==> flow/design.v <==
module ALU(
    input [31:0] rs1,
    input [31:0] rs2,
    input [3:0]  ALUControl,
    output logic [31:0] rd
);
localparam ADD  = 4'b0000;
localparam SUB  = 4'b1000;
localparam SLL  = 4'b0001;
localparam SLT  = 4'b0010;
localparam SLTU = 4'b0011;
localparam XOR  = 4'b0100;
localparam SRL  = 4'b0101;
localparam SRA  = 4'b1101;
localparam OR   = 4'b0110;
localparam AND  = 4'b0111;
always_comb begin
    unique case (ALUControl) 
        ADD: begin
            rd = rs1 + rs2;
        end
        SUB: begin
            rd = rs1 - rs2;
        end
        SLL: begin
            rd = $unsigned(rs1) << rs2[4:0];
        end
        SLT: begin
            rd = $signed(rs1) < $signed(rs2) ? 1 : 0;
        end
        SLTU: begin
            rd = $unsigned(rs1) < $unsigned(rs2) ? 1 : 0;
        end
        XOR: begin
            rd = rs1 ^ rs2;
        end
        SRL: begin
            rd = $unsigned(rs1) >> rs2[4:0];
        end
        SRA: begin
            rd = $signed(rs1) >>> rs2[4:0];
        end
        OR: begin
            rd = rs1 | rs2;
        end
        AND: begin
            rd = rs1 & rs2;
        end
        default: begin
            rd = 32'b0;
        end
    endcase
end
endmodule
module ALU_Control_Unit(
    input [1:0] ALUOp,
    input [6:0] funct7,
    input [2:0] funct3,
    output logic [3:0] ALUControl
);
localparam ADD  = 4'b0000;
localparam SUB  = 4'b1000;
localparam SLL  = 4'b0001;
localparam SLT  = 4'b0010;
localparam SLTU = 4'b0011;
localparam XOR  = 4'b0100;
localparam SRL  = 4'b0101;
localparam SRA  = 4'b1101;
localparam OR   = 4'b0110;
localparam AND  = 4'b0111;
always_comb begin
    unique case (ALUOp) 
        2'b00: begin
            ALUControl = ADD;
        end
        2'b01: begin
            ALUControl = SUB;
        end
        2'b10: begin
            ALUControl = {funct7[5], funct3};
        end
        2'b11: begin
            if (funct3 == 3'b101) begin         
                ALUControl = {funct7[5], funct3};
            end
            else begin
                ALUControl = {1'b0, funct3};
            end
        end
        default: begin
            ALUControl = ADD;
        end
    endcase
end
endmodule
module Control_Unit(
    input  logic [6:0]  opcode,
    output logic [1:0]  ALUOp,       
    output logic [1:0]  ALUSrcA,     
    output logic        ALUSrcB,            
    output logic        Branch,
    output logic        Jal,
    output logic        Jalr,
    output logic        MemWrite,
    output logic        MemRead,
    output logic [1:0]  ResultSrc,    
    output logic        RegWrite,
    output logic        FALUEnable          
);
always_comb begin
    ALUOp = 2'b00;
    ALUSrcA = 2'b00;
    ALUSrcB = 1'b0;
    Branch = 1'b0;
    Jal = 1'b0;
    Jalr = 1'b0;
    MemWrite = 1'b0;
    MemRead = 1'b0;
    ResultSrc = 2'b00;
    RegWrite = 1'b0;
    FALUEnable = 1'b0;
    case (opcode)
        7'b0110011: begin
            ALUOp = 2'b10;
            RegWrite = 1'b1;
        end
        7'b0000011: begin
            ALUSrcB = 1'b1;
            MemRead = 1'b1;
            ResultSrc = 2'b01;
            RegWrite = 1'b1;
        end
        7'b0010011: begin
            ALUOp = 2'b11;
            ALUSrcB = 1'b1;
            RegWrite = 1'b1;
        end
        7'b1100111: begin
            ALUSrcB = 1'b1;
            Jalr = 1'b1;
            ResultSrc = 2'b10;
            RegWrite = 1'b1;
        end
        7'b0100011: begin
            ALUSrcB = 1'b1;
            MemWrite = 1'b1;
        end
        7'b1100011: begin
            ALUOp = 2'b01;
            Branch = 1'b1;
        end
        7'b0010111: begin
            ALUSrcA = 2'b01;
            ALUSrcB = 1'b1;
            RegWrite = 1'b1;
        end
        7'b0110111: begin
            ALUSrcA = 2'b10;
            ALUSrcB = 1'b1;
            RegWrite = 1'b1;
        end
        7'b1101111: begin
            Jal = 1'b1;
            ResultSrc = 2'b10;
            RegWrite = 1'b1;
        end
    endcase
end
endmodule
module EX_MEM_Reg(
    input clk,
    input rst,
    input [31:0] EX_pc4,
    input [31:0] EX_alu_result,
    input [31:0] EX_rs2_data,
    input [4:0]  EX_rd,
    input [2:0]  EX_funct3,
    input        EX_MemWrite,
    input        EX_MemRead,
    input        EX_RegWrite,
    input [1:0]  EX_ResultSrc,
    output logic [31:0] MEM_pc4,
    output logic [31:0] MEM_alu_result,
    output logic [31:0] MEM_rs2_data,
    output logic [4:0]  MEM_rd,
    output logic [2:0]  MEM_funct3,
    output logic        MEM_MemWrite,
    output logic        MEM_MemRead,
    output logic        MEM_RegWrite,
    output logic [1:0]  MEM_ResultSrc
);
always_ff @(posedge clk or posedge rst) begin
    if (rst) begin
        MEM_pc4         <= 32'b0;
        MEM_alu_result  <= 32'b0;
        MEM_rs2_data    <= 32'b0;
        MEM_rd          <= 5'b0;
        MEM_funct3      <= 3'b0;
        MEM_MemWrite    <= 1'b0;
        MEM_MemRead     <= 1'b0;
        MEM_RegWrite    <= 1'b0;
        MEM_ResultSrc   <= 2'b0;
    end
    else begin
        MEM_pc4         <= EX_pc4;
        MEM_alu_result  <= EX_alu_result;
        MEM_rs2_data    <= EX_rs2_data;
        MEM_rd          <= EX_rd;
        MEM_funct3      <= EX_funct3;
        MEM_MemWrite    <= EX_MemWrite;
        MEM_MemRead     <= EX_MemRead;
        MEM_RegWrite    <= EX_RegWrite;
        MEM_ResultSrc   <= EX_ResultSrc;
    end
end
endmodule
module Forwarding_Unit(
    input [4:0] EX_rs1,
    input [4:0] EX_rs2,
    input [4:0] MEM_rd,
    input       MEM_RegWrite,
    input [4:0] WB_rd,
    input       WB_RegWrite,
    output logic [1:0] ForwardA,
    output logic [1:0] ForwardB
);
always_comb begin
    ForwardA = 2'b00;
    if (MEM_RegWrite && (MEM_rd != 5'b0) && (MEM_rd == EX_rs1)) begin
        ForwardA = 2'b01;
    end
    else if (WB_RegWrite && (WB_rd != 5'b0) && (WB_rd == EX_rs1)) begin
        ForwardA = 2'b10;
    end 
end
always_comb begin
    ForwardB = 2'b00;
    if (MEM_RegWrite && (MEM_rd != 5'b0) && (MEM_rd == EX_rs2)) begin
        ForwardB = 2'b01;
    end
    else if (WB_RegWrite && (WB_rd != 5'b0) && (WB_rd == EX_rs2)) begin
        ForwardB = 2'b10;
    end 
end
endmodule
module Hazard_Detection_Unit(
    input [4:0] ID_rs1,
    input [4:0] ID_rs2,
    input [4:0] EX_rd,
    input       EX_MemRead,
    input ID_Branch,
    input ID_take_branch,
    input ID_Jal,
    input ID_Jalr,
    input ID_Branch_Stall,
    output logic Stall,
    output logic IF_ID_flush,
    output logic ID_EX_flush
);
logic load_use_hazard;
always_comb begin
    load_use_hazard = 1'b0;
    if (EX_MemRead) begin
        if ((EX_rd == ID_rs1) || (EX_rd == ID_rs2)) begin
            if (EX_rd != 5'b0) begin
                load_use_hazard = 1'b1;
            end
        end
    end
end
logic control_hazard;
logic branch_hazard;     
logic jump_hazard;       
always_comb begin
    branch_hazard = 1'b0;
    jump_hazard = 1'b0;
    if (ID_Branch && ID_take_branch) begin
        branch_hazard = 1'b1;
    end
    if (ID_Jal || ID_Jalr) begin
        jump_hazard = 1'b1;
    end
    control_hazard = (branch_hazard || jump_hazard) && !Stall;
end
assign Stall = ID_Branch_Stall || load_use_hazard;
always_comb begin
    IF_ID_flush = 1'b0;
    if (control_hazard) begin
        IF_ID_flush = 1'b1;
    end
end
always_comb begin
    ID_EX_flush = 1'b0;
    if (Stall) begin
        ID_EX_flush = 1'b1;
    end
    if (branch_hazard && control_hazard) begin
        ID_EX_flush = 1'b1;
    end
end
endmodule
module ID_EX_Reg(
    input clk,
    input rst,
    input flush,
    input [31:0] ID_PC,
    input [31:0] ID_pc4,
    input [31:0] ID_rs1_data,
    input [31:0] ID_rs2_data,
    input [31:0] ID_imm,
    input [4:0] ID_rs1,
    input [4:0] ID_rs2,
    input [4:0] ID_rd,
    input [2:0] ID_funct3,
    input [3:0] ID_ALUControl,
    input [1:0] ID_ALUSrcA,
    input       ID_ALUSrcB,
    input       ID_MemWrite,
    input       ID_MemRead,
    input       ID_RegWrite,
    input [1:0] ID_ResultSrc,
    output logic [31:0] EX_PC,
    output logic [31:0] EX_pc4,
    output logic [31:0] EX_rs1_data,
    output logic [31:0] EX_rs2_data,
    output logic [31:0] EX_imm,
    output logic [4:0] EX_rs1,
    output logic [4:0] EX_rs2,
    output logic [4:0] EX_rd,
    output logic [2:0] EX_funct3,
    output logic [3:0] EX_ALUControl,
    output logic [1:0] EX_ALUSrcA,
    output logic       EX_ALUSrcB,
    output logic       EX_MemWrite,
    output logic       EX_MemRead,
    output logic       EX_RegWrite,
    output logic [1:0] EX_ResultSrc
);
always_ff @(posedge clk or posedge rst) begin
    if (rst) begin
        EX_PC       <= 32'b0;
        EX_pc4      <= 32'b0;
        EX_rs1_data <= 32'b0;
        EX_rs2_data <= 32'b0;
        EX_imm      <= 32'b0;
        EX_rs1      <= 5'b0;
        EX_rs2      <= 5'b0;
        EX_rd       <= 5'b0;
        EX_funct3   <= 3'b0;
        EX_ALUControl <= 4'b0;
        EX_ALUSrcA  <= 2'b0;
        EX_ALUSrcB  <= 1'b0;
        EX_MemWrite <= 1'b0;
        EX_MemRead  <= 1'b0;
        EX_RegWrite <= 1'b0;
        EX_ResultSrc <= 2'b0;
    end
    else if (flush) begin
        EX_PC       <= 32'b0;
        EX_pc4      <= 32'b0;
        EX_rs1_data <= 32'b0;
        EX_rs2_data <= 32'b0;
        EX_imm      <= 32'b0;
        EX_rs1      <= 5'b0;
        EX_rs2      <= 5'b0;
        EX_rd       <= 5'b0;
        EX_funct3   <= 3'b0;
        EX_ALUControl <= 4'b0;
        EX_ALUSrcA  <= 2'b0;
        EX_ALUSrcB  <= 1'b0;
        EX_MemWrite <= 1'b0;
        EX_MemRead  <= 1'b0;
        EX_RegWrite <= 1'b0;
        EX_ResultSrc <= 2'b0;
    end
    else begin
        EX_PC       <= ID_PC;
        EX_pc4      <= ID_pc4;
        EX_rs1_data <= ID_rs1_data;
        EX_rs2_data <= ID_rs2_data;
        EX_imm      <= ID_imm;
        EX_rs1      <= ID_rs1;
        EX_rs2      <= ID_rs2;
        EX_rd       <= ID_rd;
        EX_funct3   <= ID_funct3;
        EX_ALUControl <= ID_ALUControl;
        EX_ALUSrcA  <= ID_ALUSrcA;
        EX_ALUSrcB  <= ID_ALUSrcB;
        EX_MemWrite <= ID_MemWrite;
        EX_MemRead  <= ID_MemRead;
        EX_RegWrite <= ID_RegWrite;
        EX_ResultSrc <= ID_ResultSrc;
    end
end
endmodule
module ID_Forwarding_Unit(
    input [4:0] ID_rs1,
    input [4:0] ID_rs2,
    input       ID_Branch,       
    input       ID_Jalr,
    input [4:0] EX_rd,
    input       EX_RegWrite,
    input       EX_MemRead,
    input [4:0] MEM_rd,
    input       MEM_RegWrite,
    input       MEM_MemRead,
    input [4:0] WB_rd,
    input       WB_RegWrite,
    output logic [1:0] ID_ForwardA,
    output logic [1:0] ID_ForwardB,
    output logic ID_Branch_Stall
);
logic need_forwarding;
assign need_forwarding = ID_Branch || ID_Jalr;
always_comb begin
    ID_ForwardA = 2'b00;
    if (need_forwarding) begin
        if (MEM_RegWrite && (MEM_rd != 5'b0) && (MEM_rd == ID_rs1)) begin
            ID_ForwardA = 2'b01;
        end
        else if (WB_RegWrite && (WB_rd != 5'b0) && (WB_rd == ID_rs1)) begin
            ID_ForwardA = 2'b10;
        end
    end
end
always_comb begin
    ID_ForwardB = 2'b00;
    if (need_forwarding) begin
        if (MEM_RegWrite && (MEM_rd != 5'b0) && (MEM_rd == ID_rs2)) begin
            ID_ForwardB = 2'b01;
        end
        else if (WB_RegWrite && (WB_rd != 5'b0) && (WB_rd == ID_rs2)) begin
            ID_ForwardB = 2'b10;
        end
    end
end
always_comb begin
    ID_Branch_Stall = 1'b0;
    if (need_forwarding) begin
        if (EX_RegWrite && (EX_rd != 5'b0)) begin
            if ((EX_rd == ID_rs1) || (EX_rd == ID_rs2)) begin
                ID_Branch_Stall = 1'b1;
            end
        end
        if (MEM_MemRead && MEM_RegWrite && (MEM_rd != 5'b0)) begin
            if ((MEM_rd == ID_rs1) || (MEM_rd == ID_rs2)) begin
                ID_Branch_Stall = 1'b1;
            end
        end
    end
end
endmodule
module IF_ID_Reg(
    input clk,
    input rst,
    input stall,
    input flush,
    input [31:0] IF_PC,
    input [31:0] IF_pc4,
    input [31:0] IF_instr,
    output logic [31:0] ID_PC,
    output logic [31:0] ID_pc4,
    output logic [31:0] ID_instr
);
always_ff @(posedge clk or posedge rst) begin
    if (rst) begin
        ID_PC       <= 32'b0;
        ID_pc4      <= 32'b0;
        ID_instr    <= 32'h00000013;  
    end
    else if (flush) begin
        ID_PC       <= 32'b0;
        ID_pc4      <= 32'b0;
        ID_instr    <= 32'h00000013;
    end
    else if (!stall) begin
        ID_PC       <= IF_PC;
        ID_pc4      <= IF_pc4;
        ID_instr    <= IF_instr;
    end
end
endmodule
module MEM_WB_Reg(
    input clk,
    input rst,
    input [31:0] MEM_pc4,
    input [31:0] MEM_alu_result,
    input [31:0] MEM_load_data,
    input [4:0]  MEM_rd,
    input        MEM_RegWrite,
    input [1:0]  MEM_ResultSrc,
    output logic [31:0] WB_pc4,
    output logic [31:0] WB_alu_result,
    output logic [31:0] WB_load_data,
    output logic [4:0]  WB_rd,
    output logic        WB_RegWrite,
    output logic [1:0]  WB_ResultSrc
);
always_ff @(posedge clk or posedge rst) begin
    if (rst) begin
        WB_pc4          <= 32'b0;
        WB_alu_result   <= 32'b0;
        WB_load_data    <= 32'b0;
        WB_rd           <= 5'b0;
        WB_RegWrite     <= 1'b0;
        WB_ResultSrc    <= 2'b0;
    end
    else begin
        WB_pc4          <= MEM_pc4;
        WB_alu_result   <= MEM_alu_result;
        WB_load_data    <= MEM_load_data;
        WB_rd           <= MEM_rd;
        WB_RegWrite     <= MEM_RegWrite;
        WB_ResultSrc    <= MEM_ResultSrc;
    end
end
endmodule
module branch_decision(
    input       Branch,
    input [2:0] funct3,
    input       eq,
    input       lt,
    input       ltu,
    output logic take_branch
);
localparam BEQ  = 3'b000;
localparam BNE  = 3'b001;
localparam BLT  = 3'b100;
localparam BGE  = 3'b101;
localparam BLTU = 3'b110;
localparam BGEU = 3'b111;
always_comb begin
    if (!Branch) begin
        take_branch = 1'b0;
    end
    else begin
        case (funct3)
            BEQ: begin
                take_branch = eq;
            end
            BNE: begin
                take_branch = ~eq;
            end
            BLT: begin
                take_branch = lt;
            end
            BGE: begin
                take_branch = ~lt;
            end
            BLTU: begin
                take_branch = ltu;
            end
            BGEU: begin
                take_branch = ~ltu;
            end
            default: begin
                take_branch = 1'b0;
            end
        endcase
    end
end
endmodule
module comparator(
    input [31:0] rs1,
    input [31:0] rs2,
    output logic eq,
    output logic lt,
    output logic ltu
);
assign eq = (rs1 == rs2);
assign lt = ($signed(rs1) < $signed(rs2));
assign ltu = (rs1 < rs2);
endmodule
module imm_gen(
    input  logic [31:0] instr,
    output logic [31:0] imm
);
logic [6:0] opcode;
assign opcode = instr[6:0];
always_comb begin
    case(opcode) 
        7'b0000011, 7'b0010011, 7'b1100111: begin
            imm = {{20{instr[31]}}, instr[31:20]};
        end
        7'b0100011: begin
            imm = {{20{instr[31]}}, instr[31:25], instr[11:7]};
        end
        7'b1100011: begin
            imm = {{19{instr[31]}}, instr[31], instr[7], instr[30:25], instr[11:8], 1'b0};
        end
        7'b0010111, 7'b0110111: begin
            imm = {instr[31:12], 12'b0};
        end
        7'b1101111: begin
            imm = {{11{instr[31]}}, instr[31], instr[19:12], instr[20], instr[30:21], 1'b0};
        end
        default: begin
            imm = 32'b0;
        end
    endcase
end
endmodule
module load_data(
    input        MemRead,
    input [31:0] dm_rdata,
    input [2:0]  funct3,
    input [31:0] alu_result,
    output logic [31:0] load_data_final
);
localparam LW  = 3'b010;
localparam LB  = 3'b000;
localparam LH  = 3'b001;
localparam LBU = 3'b100;
localparam LHU = 3'b101;
always_comb begin
    load_data_final = 32'b0;
    if (MemRead) begin
        load_data_final = dm_rdata;
        case (funct3)
            LW: begin
                load_data_final = dm_rdata;
            end
            LB: begin
                case (alu_result[1:0]) 
                    2'b00: load_data_final = {{24{dm_rdata[7]}}, dm_rdata[7:0]};
                    2'b01: load_data_final = {{24{dm_rdata[15]}}, dm_rdata[15:8]};
                    2'b10: load_data_final = {{24{dm_rdata[23]}}, dm_rdata[23:16]};
                    2'b11: load_data_final = {{24{dm_rdata[31]}}, dm_rdata[31:24]};
                endcase
            end
            LH: begin
                case (alu_result[1])
                    1'b0: load_data_final = {{16{dm_rdata[15]}}, dm_rdata[15:0]};
                    1'b1: load_data_final = {{16{dm_rdata[31]}}, dm_rdata[31:16]};
                endcase
            end
            LBU: begin
                case (alu_result[1:0])
                    2'b00: load_data_final = {24'b0, dm_rdata[7:0]};
                    2'b01: load_data_final = {24'b0, dm_rdata[15:8]};
                    2'b10: load_data_final = {24'b0, dm_rdata[23:16]};
                    2'b11: load_data_final = {24'b0, dm_rdata[31:24]};
                endcase
            end 
            LHU: begin
                case(alu_result[1])
                    1'b0: load_data_final = {16'b0, dm_rdata[15:0]};
                    1'b1: load_data_final = {16'b0, dm_rdata[31:16]};
                endcase
            end
        endcase
    end
end
endmodule
module pc_mux(
    input [1:0]  PCSel,
    input [31:0] pc4,
    input [31:0] pc_imm,
    input [31:0] ALU_Result,
    output logic [31:0] pc_next
);
always_comb begin
    case (PCSel)
        2'b00: begin
            pc_next = pc4;
        end
        2'b01: begin
            pc_next = pc_imm;
        end
        2'b10: begin
            pc_next = {ALU_Result[31:1], 1'b0};
        end
        default: begin
            pc_next = pc4;
        end
    endcase
end
endmodule
module pc_select(
    input Branch,
    input take_branch,
    input Jal,
    input Jalr,
    output logic [1:0] PCSel
);
always_comb begin
    if (Jalr) begin
        PCSel = 2'b10;
    end
    else if (Jal) begin
        PCSel = 2'b01;
    end
    else if (Branch && take_branch) begin
        PCSel = 2'b01;
    end
    else begin
        PCSel = 2'b00;
    end
end
endmodule
module regfile(
    input logic clk,
    input  logic [4:0]  rs1_addr,
    input  logic [4:0]  rs2_addr,
    output logic [31:0] rs1_data,
    output logic [31:0] rs2_data,
    input  logic        we,
    input  logic [4:0]  rd_addr,
    input  logic [31:0] rd_data
);
logic [31:0] regs [31:0];
assign rs1_data = (rs1_addr == 5'b0) ? 32'b0 :
                  (we && (rd_addr == rs1_addr)) ? rd_data : regs[rs1_addr];
assign rs2_data = (rs2_addr == 5'b0) ? 32'b0 :
                  (we && (rd_addr == rs2_addr)) ? rd_data : regs[rs2_addr];
always_ff @(posedge clk) begin
    if (we && (rd_addr != 5'b0)) begin
        regs[rd_addr] <= rd_data;
    end
end
endmodule
module store_data(
    input [2:0]  funct3,
    input        MemWrite,
    input [31:0] rs2_data,
    input [31:0] alu_result,
    output logic [3:0]  dm_web,
    output logic [31:0] dm_wdata
);
localparam SW = 3'b010;
localparam SB = 3'b000;
localparam SH = 3'b001;
always_comb begin
    dm_wdata = 32'b0;
    dm_web = 4'b1111;
    if (MemWrite) begin
        case(funct3)
            SB: begin
                dm_wdata = {4{rs2_data[7:0]}};
                case (alu_result[1:0]) 
                    2'b00: dm_web = 4'b1110;
                    2'b01: dm_web = 4'b1101;
                    2'b10: dm_web = 4'b1011;
                    2'b11: dm_web = 4'b0111;
                endcase
            end
            SH: begin
                dm_wdata = {2{rs2_data[15:0]}};
                case (alu_result[1:0]) 
                    2'b00: dm_web = 4'b1100;
                    2'b10: dm_web = 4'b0011;
                    default: dm_web = 4'b1111;
                endcase
            end
            SW: begin
                dm_wdata = rs2_data;
                dm_web = 4'b0;
            end
            default: begin
                dm_wdata = rs2_data;
                dm_web = 4'b1111;
            end
        endcase
    end
end
endmodule
module CPU(
    input logic clk,
    input logic rst,
    output logic [31:0] im_addr,
    input  logic [31:0] im_rdata,     
    output logic [31:0] dm_addr,
    output logic [31:0] dm_wdata,    
    output logic [3:0]  dm_web,       
    input  logic [31:0] dm_rdata      
);
logic [31:0] IF_PC;
logic [31:0] IF_pc4;
logic [31:0] IF_PC_next;
logic [31:0] IF_instr;
logic [31:0] ID_PC;
logic [31:0] ID_pc4;
logic [31:0] ID_instr;
logic IF_ID_stall;
logic IF_ID_flush;
logic [6:0] ID_opcode;
logic [4:0] ID_rd;
logic [2:0] ID_funct3;
logic [4:0] ID_rs1;
logic [4:0] ID_rs2;
logic [6:0] ID_funct7;
logic [31:0] ID_rs1_data;
logic [31:0] ID_rs2_data;
logic [31:0] ID_imm;
logic [1:0] ID_ALUOp;
logic [1:0] ID_ALUSrcA;
logic ID_ALUSrcB;
logic ID_Branch;
logic ID_Jal;
logic ID_Jalr;
logic ID_MemWrite;
logic ID_MemRead;
logic ID_RegWrite;
logic [1:0] ID_ResultSrc;
logic [3:0] ID_ALUControl;
logic [31:0] ID_pc_imm;
logic [31:0] ID_jalr_target;
logic ID_eq;
logic ID_lt;
logic ID_ltu;
logic ID_take_branch;
logic [1:0] ID_PCSel;
logic [1:0] ID_ForwardA;
logic [1:0] ID_ForwardB;
logic [31:0] ID_forward_rs1;
logic [31:0] ID_forward_rs2;
logic ID_Branch_Stall;
logic ID_EX_flush;
logic [31:0] EX_PC;
logic [31:0] EX_pc4;
logic [31:0] EX_rs1_data;
logic [31:0] EX_rs2_data;
logic [31:0] EX_imm;
logic [4:0] EX_rs1;
logic [4:0] EX_rs2;
logic [4:0] EX_rd;
logic [2:0] EX_funct3;
logic [3:0] EX_ALUControl;
logic [1:0] EX_ALUSrcA;
logic EX_ALUSrcB;
logic EX_MemWrite;
logic EX_MemRead;
logic EX_RegWrite;
logic [1:0] EX_ResultSrc;
logic [31:0] EX_alu_in1;
logic [31:0] EX_alu_in2;
logic [31:0] EX_alu_result;
logic [1:0] ForwardA;
logic [1:0] ForwardB;
logic [31:0] EX_forward_rs1;
logic [31:0] EX_forward_rs2;
logic [31:0] MEM_pc4;
logic [31:0] MEM_alu_result;
logic [31:0] MEM_rs2_data;
logic [4:0] MEM_rd;
logic [2:0] MEM_funct3;
logic MEM_MemWrite;
logic MEM_MemRead;
logic MEM_RegWrite;
logic [1:0] MEM_ResultSrc;
logic [31:0] MEM_load_data;
logic [31:0] MEM_fwd_data;
logic [31:0] WB_pc4;
logic [31:0] WB_alu_result;
logic [31:0] WB_load_data;
logic [4:0] WB_rd;
logic WB_RegWrite;
logic [1:0] WB_ResultSrc;
logic [31:0] WB_write_data;
assign im_addr = IF_PC;
assign IF_instr = im_rdata;
assign IF_pc4 = IF_PC + 32'd4;
pc_mux u_pc_mux(
    .PCSel(ID_PCSel),
    .pc4(IF_pc4),
    .pc_imm(ID_pc_imm),
    .ALU_Result(ID_jalr_target),
    .pc_next(IF_PC_next)
);
always_ff @(posedge clk or posedge rst) begin
    if (rst) begin
        IF_PC <= 32'b0;
    end
    else if (!IF_ID_stall) begin
        IF_PC <= IF_PC_next;
    end
end
Hazard_Detection_Unit u_hazard_detection(
    .ID_rs1(ID_rs1),
    .ID_rs2(ID_rs2),
    .EX_rd(EX_rd),
    .EX_MemRead(EX_MemRead),
    .ID_Branch(ID_Branch),
    .ID_take_branch(ID_take_branch),
    .ID_Jal(ID_Jal),
    .ID_Jalr(ID_Jalr),
    .ID_Branch_Stall(ID_Branch_Stall),
    .Stall(IF_ID_stall),
    .IF_ID_flush(IF_ID_flush),
    .ID_EX_flush(ID_EX_flush)
);
IF_ID_Reg u_IF_ID_Reg(
    .clk(clk),
    .rst(rst),
    .stall(IF_ID_stall),
    .flush(IF_ID_flush),
    .IF_PC(IF_PC),
    .IF_pc4(IF_pc4),
    .IF_instr(IF_instr),
    .ID_PC(ID_PC),
    .ID_pc4(ID_pc4),
    .ID_instr(ID_instr)
);
assign ID_opcode = ID_instr[6:0];
assign ID_rd = ID_instr[11:7];
assign ID_funct3 = ID_instr[14:12];
assign ID_rs1 = ID_instr[19:15];
assign ID_rs2 = ID_instr[24:20];
assign ID_funct7 = ID_instr[31:25];
regfile u_regfile(
    .clk(clk),
    .rs1_addr(ID_rs1),
    .rs2_addr(ID_rs2),
    .rs1_data(ID_rs1_data),
    .rs2_data(ID_rs2_data),
    .we(WB_RegWrite),
    .rd_addr(WB_rd),
    .rd_data(WB_write_data)
);
imm_gen u_imm(
    .instr(ID_instr),
    .imm(ID_imm)
);
assign ID_pc_imm = ID_PC + ID_imm;
assign ID_jalr_target = ID_forward_rs1 + ID_imm;
ID_Forwarding_Unit u_id_forwarding(
    .ID_rs1(ID_rs1),
    .ID_rs2(ID_rs2),
    .ID_Branch(ID_Branch),
    .ID_Jalr(ID_Jalr),
    .EX_rd(EX_rd),
    .EX_RegWrite(EX_RegWrite),
    .EX_MemRead(EX_MemRead),
    .MEM_rd(MEM_rd),
    .MEM_RegWrite(MEM_RegWrite),
    .MEM_MemRead(MEM_MemRead),
    .WB_rd(WB_rd),
    .WB_RegWrite(WB_RegWrite),
    .ID_ForwardA(ID_ForwardA),
    .ID_ForwardB(ID_ForwardB),
    .ID_Branch_Stall(ID_Branch_Stall)
);
always_comb begin
    case (ID_ForwardA)
        2'b00: ID_forward_rs1 = ID_rs1_data;
        2'b01: ID_forward_rs1 = MEM_fwd_data;
        2'b10: ID_forward_rs1 = WB_write_data;
        default: ID_forward_rs1 = ID_rs1_data;
    endcase
end
always_comb begin
    case (ID_ForwardB)
        2'b00: ID_forward_rs2 = ID_rs2_data;
        2'b01: ID_forward_rs2 = MEM_fwd_data;
        2'b10: ID_forward_rs2 = WB_write_data;
        default: ID_forward_rs2 = ID_rs2_data;
    endcase
end
Control_Unit u_ctrl(
    .opcode(ID_opcode),
    .ALUOp(ID_ALUOp),
    .ALUSrcA(ID_ALUSrcA),
    .ALUSrcB(ID_ALUSrcB),
    .Branch(ID_Branch),
    .Jal(ID_Jal),
    .Jalr(ID_Jalr),
    .MemWrite(ID_MemWrite),
    .MemRead(ID_MemRead),
    .ResultSrc(ID_ResultSrc),
    .RegWrite(ID_RegWrite),
    .FALUEnable()
);
ALU_Control_Unit u_aluctrl(
    .ALUOp(ID_ALUOp),
    .funct7(ID_funct7),
    .funct3(ID_funct3),
    .ALUControl(ID_ALUControl)
);
comparator u_com(
    .rs1(ID_forward_rs1),
    .rs2(ID_forward_rs2),
    .eq(ID_eq),
    .lt(ID_lt),
    .ltu(ID_ltu)
);
branch_decision u_br_dec(
    .Branch(ID_Branch),
    .funct3(ID_funct3),
    .eq(ID_eq),
    .lt(ID_lt),
    .ltu(ID_ltu),
    .take_branch(ID_take_branch)
);
pc_select u_pc_sel(
    .Branch(ID_Branch),
    .take_branch(ID_take_branch),
    .Jal(ID_Jal),
    .Jalr(ID_Jalr),
    .PCSel(ID_PCSel)
);
ID_EX_Reg u_ID_EX_Reg(
    .clk(clk),
    .rst(rst),
    .flush(ID_EX_flush),
    .ID_PC(ID_PC),
    .ID_pc4(ID_pc4),
    .ID_rs1_data(ID_rs1_data),
    .ID_rs2_data(ID_rs2_data),
    .ID_imm(ID_imm),
    .ID_rs1(ID_rs1),
    .ID_rs2(ID_rs2),
    .ID_rd(ID_rd),
    .ID_funct3(ID_funct3),
    .ID_ALUControl(ID_ALUControl),
    .ID_ALUSrcA(ID_ALUSrcA),
    .ID_ALUSrcB(ID_ALUSrcB),
    .ID_MemWrite(ID_MemWrite),
    .ID_MemRead(ID_MemRead),
    .ID_RegWrite(ID_RegWrite),
    .ID_ResultSrc(ID_ResultSrc),
    .EX_PC(EX_PC),
    .EX_pc4(EX_pc4),
    .EX_rs1_data(EX_rs1_data),
    .EX_rs2_data(EX_rs2_data),
    .EX_imm(EX_imm),
    .EX_rs1(EX_rs1),
    .EX_rs2(EX_rs2),
    .EX_rd(EX_rd),
    .EX_funct3(EX_funct3),
    .EX_ALUControl(EX_ALUControl),
    .EX_ALUSrcA(EX_ALUSrcA),
    .EX_ALUSrcB(EX_ALUSrcB),
    .EX_MemWrite(EX_MemWrite),
    .EX_MemRead(EX_MemRead),
    .EX_RegWrite(EX_RegWrite),
    .EX_ResultSrc(EX_ResultSrc)
);
Forwarding_Unit u_forwarding(
    .EX_rs1(EX_rs1),
    .EX_rs2(EX_rs2),
    .MEM_rd(MEM_rd),
    .MEM_RegWrite(MEM_RegWrite),
    .WB_rd(WB_rd),
    .WB_RegWrite(WB_RegWrite),
    .ForwardA(ForwardA),
    .ForwardB(ForwardB)
);
always_comb begin
    case (ForwardA)
        2'b00: EX_forward_rs1 = EX_rs1_data;
        2'b01: EX_forward_rs1 = MEM_fwd_data;
        2'b10: EX_forward_rs1 = WB_write_data;
        default: EX_forward_rs1 = EX_rs1_data;
    endcase
end
always_comb begin
    case (ForwardB)
        2'b00: EX_forward_rs2 = EX_rs2_data;
        2'b01: EX_forward_rs2 = MEM_fwd_data;
        2'b10: EX_forward_rs2 = WB_write_data;
        default: EX_forward_rs2 = EX_rs2_data;
    endcase
end
always_comb begin
    case (EX_ALUSrcA) 
        2'b00: EX_alu_in1 = EX_forward_rs1;
        2'b01: EX_alu_in1 = EX_PC;
        2'b10: EX_alu_in1 = 32'b0;
        default: EX_alu_in1 = EX_forward_rs1;
    endcase
end
assign EX_alu_in2 = (EX_ALUSrcB) ? EX_imm : EX_forward_rs2;
ALU u_alu(
    .rs1(EX_alu_in1),
    .rs2(EX_alu_in2),
    .ALUControl(EX_ALUControl),
    .rd(EX_alu_result)
);
EX_MEM_Reg u_EX_MEM_Reg(
    .clk(clk),
    .rst(rst),
    .EX_pc4(EX_pc4),
    .EX_alu_result(EX_alu_result),
    .EX_rs2_data(EX_forward_rs2),
    .EX_rd(EX_rd),
    .EX_funct3(EX_funct3),
    .EX_MemWrite(EX_MemWrite),
    .EX_MemRead(EX_MemRead),
    .EX_RegWrite(EX_RegWrite),
    .EX_ResultSrc(EX_ResultSrc),
    .MEM_pc4(MEM_pc4),
    .MEM_alu_result(MEM_alu_result),
    .MEM_rs2_data(MEM_rs2_data),
    .MEM_rd(MEM_rd),
    .MEM_funct3(MEM_funct3),
    .MEM_MemWrite(MEM_MemWrite),
    .MEM_MemRead(MEM_MemRead),
    .MEM_RegWrite(MEM_RegWrite),
    .MEM_ResultSrc(MEM_ResultSrc)
);
assign dm_addr = MEM_alu_result;
assign MEM_fwd_data = (MEM_ResultSrc == 2'b10) ? MEM_pc4 : MEM_alu_result;
store_data u_store_data(
    .funct3(MEM_funct3),
    .MemWrite(MEM_MemWrite),
    .rs2_data(MEM_rs2_data),
    .alu_result(MEM_alu_result),
    .dm_web(dm_web),
    .dm_wdata(dm_wdata)
);
load_data u_load_data(
    .MemRead(MEM_MemRead),
    .dm_rdata(dm_rdata),
    .funct3(MEM_funct3),
    .alu_result(MEM_alu_result),
    .load_data_final(MEM_load_data)
);
MEM_WB_Reg u_MEM_WB_Reg(
    .clk(clk),
    .rst(rst),
    .MEM_pc4(MEM_pc4),
    .MEM_alu_result(MEM_alu_result),
    .MEM_load_data(MEM_load_data),
    .MEM_rd(MEM_rd),
    .MEM_RegWrite(MEM_RegWrite),
    .MEM_ResultSrc(MEM_ResultSrc),
    .WB_pc4(WB_pc4),
    .WB_alu_result(WB_alu_result),
    .WB_load_data(WB_load_data),
    .WB_rd(WB_rd),
    .WB_RegWrite(WB_RegWrite),
    .WB_ResultSrc(WB_ResultSrc)
);
always_comb begin
    case (WB_ResultSrc)
        2'b00: WB_write_data = WB_alu_result;
        2'b01: WB_write_data = WB_load_data;
        2'b10: WB_write_data = WB_pc4;
        default: WB_write_data = 32'b0;
    endcase
end
endmodule
# Tool chain data of CPU
# Tool output for the design above, in the order of the flow.
# Line numbers count from 1 in the design file above.
# Operators: Yosys type, input widths -> output width; for muxes data width and select width s.
# A cell with -- has no value.
dict set report inputs {
  design {CPU}
  clock {clk}
  library {sky130hd}
  pvt_corner {tt_025C_1v80}
}

# Elaborated design
# Yosys after proc, flatten, opt, wreduce and memory -nomap, before mapping. Memory bits, and registers merged into a memory's read port (data or address), are not among the register bits. Print and check cells are not counted.
# Memory sizes are those after Yosys's memory passes, which may raise the word count (mostly to a power of two), join words into wider ones and drop unused or constant bits.
dict set report classes {
  reduce_logical 41
  n_logic 7
  equal 60
  muxes 94
  n_cmp 4
  shift 3
  n_addsub 5
}
# operator n
set op_table {}
lappend op_table {{$mux 32} 20}
lappend op_table {{$pmux 32 s2} 9}
lappend op_table {{$pmux 32 s4} 3}
lappend op_table {{$pmux 32 s10} 1}
lappend op_table {{$pmux 32 s5} 1}
lappend op_table {{$lt 32x32->1} 4}
lappend op_table {{$add 32x32->32} 3}
lappend op_table {{$pmux 32 s3} 1}
lappend op_table {{$eq 5x5->1} 10}
lappend op_table {{$add 32x3->32 const B} 1}
lappend op_table {{$sub 32x32->32} 1}
lappend op_table {{$eq 32x32->1} 1}
lappend op_table {{$and 32x32->32} 1}
lappend op_table {{$or 32x32->32} 1}
lappend op_table {{$xor 32x32->32} 1}
lappend op_table {{$shl 32x5->32} 1}
lappend op_table {{$shr 32x5->32} 1}
lappend op_table {{$sshr 32x5->32} 1}
lappend op_table {{$pmux 4 s4} 2}
lappend op_table {{$mux 1} 29}
lappend op_table {{$mux 2} 14}
lappend op_table {{$eq 2x2->1 const B} 12}
lappend op_table {{$eq 7x6->1 const B} 3}
lappend op_table {{$eq 7x7->1 const B} 3}
lappend op_table {{$mux 5} 4}
lappend op_table {{$logic_and 1x1->1} 18}
lappend op_table {{$eq 2x1->1 const B} 9}
lappend op_table {{$eq 3x3->1 const B} 6}
# Other operator kinds: 28; their cells: 53.
dict set report word_totals {
  input_bits 66
  out_inout_bits 100
  mem_count 1
  regBits 531
  ram_bits 1024
}
# name size width rd wr line_no
set mem_list {}
lappend mem_list {u_regfile.regs 32 32 2 1 711} ;# logic [31:0] regs [31:0];

# Depth
# Longest topological path by Yosys (ltp), each cell counted once; first at word level (registers and memories cut), then after technology mapping (sequential cells cut; the memories' decode and read muxes count).
dict set report depth {
  depth_word 19
  abc_area 0
  mapped_depth 31
  depth_no_buf 23
}

# Mapped cells and area
# Yosys stat after the flow's synthesis: flattened, memories mapped to cells. It holds for the ABC_AREA given above (unset counts as 0); a run with the other value may have another netlist.
# The area totals of this step are shown rounded.
# cell n area_total_um2
set types {}
lappend types {sky130_fd_sc_hd__edfxtp_1 1024 3.07E+04}
lappend types {sky130_fd_sc_hd__dfrtp_1 522 1.31E+04}
lappend types {sky130_fd_sc_hd__mux4_2 561 1.26E+04}
lappend types {sky130_fd_sc_hd__mux2i_1 312 3.12E+03}
lappend types {sky130_fd_sc_hd__ha_1 193 2.41E+03}
lappend types {sky130_fd_sc_hd__nand2_1 502 1.88E+03}
lappend types {sky130_fd_sc_hd__nor2_1 385 1.45E+03}
lappend types {sky130_fd_sc_hd__o21ai_0 257 1.29E+03}
lappend types {sky130_fd_sc_hd__clkbuf_1 320 1.2E+03}
lappend types {sky130_fd_sc_hd__a21oi_1 228 1.14E+03}
lappend types {sky130_fd_sc_hd__and2_1 170 1063.52}
lappend types {sky130_fd_sc_hd__mux2_2 91 1.02E+03}
lappend types {sky130_fd_sc_hd__a221oi_1 113 989.699}
lappend types {sky130_fd_sc_hd__xnor2_1 94 823.29}
lappend types {sky130_fd_sc_hd__o211ai_1 102 765.734}
lappend types {sky130_fd_sc_hd__o31ai_1 89 668.141}
lappend types {sky130_fd_sc_hd__a21o_1 84 630.605}
lappend types {sky130_fd_sc_hd__xor2_1 59 516.746}
# Not listed: further types 89, cells in them 1217.
dict set report mapped {
  sequential_area_um2 43890
  mapped_area_um2 83310
  buffers 484
  flip_flops 1549
  stdcells 6323
}
# The figures by module come from a second, unflattened synthesis with its own total; it is not the netlist above.
dict set report unflattened {
  cells_unflattened 6748
  area_unflattened_um2 86550
}
# Each row is one instance without its submodules.
# mod seq_area_um2 n_inst area_um2 cells
set by_module {}
lappend by_module {regfile 30750 1 47830 2481}
lappend by_module {CPU 800.8 1 9612 1376}
lappend by_module {ALU 0.0 1 8730 1268}
lappend by_module {ID_EX_Reg 4755 1 6407 402}
lappend by_module {IF_ID_Reg 2406 1 3921 311}
lappend by_module {EX_MEM_Reg 2728 1 2731 110}
lappend by_module {MEM_WB_Reg 2602 1 2606 105}
lappend by_module {comparator 0.0 1 825.8 115}
lappend by_module {load_data 0.0 1 793.3 120}
lappend by_module {store_data 0.0 1 721.9 106}
lappend by_module {pc_mux 0.0 1 640.6 113}
lappend by_module {imm_gen 0.0 1 546.8 79}
lappend by_module {ID_Forwarding_Unit 0.0 1 436.7 54}
lappend by_module {Forwarding_Unit 0.0 1 257.7 34}
# Modules not listed: 5.

# Worst setup path after synthesis
# Source: OpenSTA report_checks on the synthesized netlist (no wires, ideal clock, input and output delay 20% of the period each), path of least setup slack; recovery checks are left aside. Register names are those of the netlist, which keeps one name where synthesis merged equal registers.
dict set report synth_timing {
  path_type {reg2reg}
  start {register u_IF_ID_Reg.ID_instr[15]}
  end {register IF_PC[30]}
  arrival_ps 6228
  driving_pins 24
  setup_time_ps 135
  delay_ps 6363
  path_buffers 5
  required_ps 8365
  setup_slack_ps 2137
  period_ps 8500
  synth_period_reached_ps 6363
}
# "delay_ps" is the arrival time less input delay plus setup time.
# "driving_pins": output pins that drive a net of the path, with the launching flip-flop's if there is one; two outputs of one cell count as two.
# "synth_period_reached_ps" = period - worst setup slack (recovery checks aside). The figure is calculated, with input and output delays left at 20% of the set period.
# The rows between start and end are the longest chain of elaborated cells between them; the timing report does not say that the signal goes this way. Where chains are equally long, one stands for them.
# Each line given opens the expression or statement behind the cell; cells for indexed reads and writes are added by Yosys, which also makes memories of some case tables.
# At most two assigning lines are given for a register; there are more.
dict set report synth_via {
  path_cell_list {sky130_fd_sc_hd__dfrtp_1 sky130_fd_sc_hd__buf_2 sky130_fd_sc_hd__buf_4 sky130_fd_sc_hd__buf_4 sky130_fd_sc_hd__clkbuf_1 sky130_fd_sc_hd__buf_1 sky130_fd_sc_hd__mux4_2 sky130_fd_sc_hd__mux4_2 sky130_fd_sc_hd__nand2_1 sky130_fd_sc_hd__o211ai_1 sky130_fd_sc_hd__o211ai_1 sky130_fd_sc_hd__a21oi_1 sky130_fd_sc_hd__fa_1 sky130_fd_sc_hd__a211oi_1 sky130_fd_sc_hd__o21ai_1 sky130_fd_sc_hd__a311o_1 sky130_fd_sc_hd__o21a_1 sky130_fd_sc_hd__o31a_1 sky130_fd_sc_hd__o41ai_1 sky130_fd_sc_hd__o21ai_0 sky130_fd_sc_hd__o41a_1 sky130_fd_sc_hd__a31oi_1 sky130_fd_sc_hd__xor2_1 sky130_fd_sc_hd__o211ai_1}
  elab_chain_cells 17
  cone_cells 44
}
# element line_no
set synth_lines {}
lappend synth_lines {{start: declaration} 463} ;# output logic [31:0] ID_instr
lappend synth_lines {{start: assignment} 469} ;# ID_instr    <= 32'h00000013;
lappend synth_lines {{start: assignment} 479} ;# ID_instr    <= IF_instr;
lappend synth_lines {{$eq 5x5->1} 421} ;# else if (WB_RegWrite && (WB_rd != 5'b0) && (WB_rd == ID_rs1)) begin
lappend synth_lines {{$logic_and 1x1->1} 421}
lappend synth_lines {{$mux 2} 421}
lappend synth_lines {{$mux 2} 418} ;# if (MEM_RegWrite && (MEM_rd != 5'b0) && (MEM_rd == ID_rs1)) begin
lappend synth_lines {{$mux 2} 417} ;# if (need_forwarding) begin
lappend synth_lines {{$eq 2x2->1} 944} ;# case (ID_ForwardA)
lappend synth_lines {{$pmux 32 s2} 944}
lappend synth_lines {{(+3 left out)} --}
lappend synth_lines {{$mux 1} 533} ;# if (!Branch) begin
lappend synth_lines {{$logic_and 1x1->1} 693} ;# else if (Branch && take_branch) begin
lappend synth_lines {{$mux 1} 693}
lappend synth_lines {{$mux 2} 690} ;# else if (Jal) begin
lappend synth_lines {{$mux 2} 687} ;# if (Jalr) begin
lappend synth_lines {{$eq 2x2->1} 663} ;# case (PCSel)
lappend synth_lines {{$pmux 32 s2} 663}
lappend synth_lines {{end: assignment} 872} ;# IF_PC <= 32'b0;
lappend synth_lines {{end: assignment} 875} ;# IF_PC <= IF_PC_next;
lappend synth_lines {{end: declaration} 777} ;# logic [31:0] IF_PC;

# Timing after layout
# From the final timing report of stored run 1: the path of least setup slack in the routed layout; clock arrival at registers is part of the times.
# The report prints the path's times to 10 ps; the period is as set.
dict set report layout_timing {
  path_type {reg2reg}
  start {register u_IF_ID_Reg.ID_instr[17]}
  end {register u_ID_EX_Reg.EX_imm[9]}
  path_buffers 6
  required_ps 10060
  setup_time_ps 190
  arrival_ps 9950
  driving_pins 23
  period_ps 9330
  setup_slack_ps 110
}
# The rows between start and end are the longest chain of elaborated cells between them; the timing report does not say that the signal goes this way. Where chains are equally long, one stands for them.
# At most two assigning lines are given for a register; there are more.
dict set report layout_via {
  path_cell_list {sky130_fd_sc_hd__dfrtp_1 sky130_fd_sc_hd__clkbuf_1 sky130_fd_sc_hd__nor2b_1 sky130_fd_sc_hd__clkbuf_2 sky130_fd_sc_hd__clkbuf_1 sky130_fd_sc_hd__buf_6 sky130_fd_sc_hd__a221oi_1 sky130_fd_sc_hd__o211ai_1 sky130_fd_sc_hd__o211ai_1 sky130_fd_sc_hd__a21oi_1 sky130_fd_sc_hd__ha_1 sky130_fd_sc_hd__nor2b_1 sky130_fd_sc_hd__o211ai_1 sky130_fd_sc_hd__a21o_1 sky130_fd_sc_hd__a211oi_1 sky130_fd_sc_hd__o2111ai_2 sky130_fd_sc_hd__nand3b_1 sky130_fd_sc_hd__a311oi_1 sky130_fd_sc_hd__a31oi_4 sky130_fd_sc_hd__clkbuf_2 sky130_fd_sc_hd__nor2_4 sky130_fd_sc_hd__clkbuf_2 sky130_fd_sc_hd__and3_1}
  elab_chain_cells 18
  cone_cells 43
}
# element line_no
set layout_lines {}
lappend layout_lines {{start: declaration} 463} ;# output logic [31:0] ID_instr
lappend layout_lines {{start: assignment} 469} ;# ID_instr    <= 32'h00000013;
lappend layout_lines {{start: assignment} 479} ;# ID_instr    <= IF_instr;
lappend layout_lines {{$eq 5x5->1} 421} ;# else if (WB_RegWrite && (WB_rd != 5'b0) && (WB_rd == ID_rs1)) begin
lappend layout_lines {{$logic_and 1x1->1} 421}
lappend layout_lines {{$mux 2} 421}
lappend layout_lines {{$mux 2} 418} ;# if (MEM_RegWrite && (MEM_rd != 5'b0) && (MEM_rd == ID_rs1)) begin
lappend layout_lines {{$mux 2} 417} ;# if (need_forwarding) begin
lappend layout_lines {{$eq 2x2->1} 944} ;# case (ID_ForwardA)
lappend layout_lines {{$pmux 32 s2} 944}
lappend layout_lines {{(+4 left out)} --}
lappend layout_lines {{$logic_and 1x1->1} 277} ;# if (ID_Branch && ID_take_branch) begin
lappend layout_lines {{$mux 1} 277}
lappend layout_lines {{$logic_or 1x1->1} 283} ;# control_hazard = (branch_hazard || jump_hazard) && !Stall;
lappend layout_lines {{$logic_and 1x1->1} 283}
lappend layout_lines {{$logic_and 1x1->1} 297} ;# if (branch_hazard && control_hazard) begin
lappend layout_lines {{$mux 1} 297}
lappend layout_lines {{$mux 32} 358} ;# else if (flush) begin
lappend layout_lines {{end: assignment} 363} ;# EX_imm      <= 32'b0;
lappend layout_lines {{end: assignment} 381} ;# EX_imm      <= ID_imm;
lappend layout_lines {{end: declaration} 326} ;# output logic [31:0] EX_imm,

; CPU through Yosys and OpenROAD on sky130hd: 4 stored runs, unordered, with their settings and measured results. The constraints put input and output delay at 20% of the set period each and load the outputs with 0.01 pF.
; By "worstPathTime_ps" is meant the share of the clock period that the worst setup path is allowed (20% is reserved at inputs, 20% at outputs), minus its slack. Clock arrival times at its registers enter into it.
; "worstPathTime_ps" is given in steps of 10 ps.
; The measured numbers are rounded.

[stored run 1: settings]
ABC_AREA = 0
CORE_MARGIN = 8
CORE_UTILIZATION = 17
GPL_TIMING_DRIVEN = 0
MAX_ROUTING_LAYER = met4
PLACE_DENSITY_LB_ADDON = 0.0
SLEW_MARGIN = 15
period_ns = 9.33
CAP_MARGIN = 20
[stored run 1: results]
yosys_chip_area_um2 = 83310
die_um2 = 512700
final_stdcell_area_um2 = 107400
worstSetupSlack_ps = 107
worst_hold_slack_ps = 327
worstPathTime_ps = 9220
timing.worst_path_kind = reg2reg

[stored run 2: settings]
CAP_MARGIN = 20
CELL_PAD_IN_SITES_DETAIL_PLACEMENT = 2
CORE_ASPECT_RATIO = 0.51
CORE_UTILIZATION = 44
MAX_ROUTING_LAYER = met4
PLACE_DENSITY = 0.93
SETUP_SLACK_MARGIN = 0.19
period_ns = 6.73
CORE_MARGIN = 2
SLEW_MARGIN = 20
[stored run 2: results]
outcome = incomplete, routing halted on GRT-0116

[stored run 3: settings]
CORE_UTILIZATION = 40
PLACE_DENSITY = 0.6
period_ns = 7.98
CAP_MARGIN = 20
CORE_MARGIN = 2
SLEW_MARGIN = 20
[stored run 3: results]
yosys_chip_area_um2 = 83310
die_um2 = 212000
final_stdcell_area_um2 = 95070
worstSetupSlack_ps = 240
worst_hold_slack_ps = 337
worstPathTime_ps = 7740
timing.worst_path_kind = reg2reg

[stored run 4: settings]
CORE_UTILIZATION = 40
PLACE_DENSITY = 0.6
period_ns = 8.5
CAP_MARGIN = 20
CORE_MARGIN = 2
SLEW_MARGIN = 20
[stored run 4: results]
yosys_chip_area_um2 = 83310
die_um2 = 212000
final_stdcell_area_um2 = 94860
worstSetupSlack_ps = 649
worst_hold_slack_ps = 322
worstPathTime_ps = 7850
timing.worst_path_kind = reg2reg
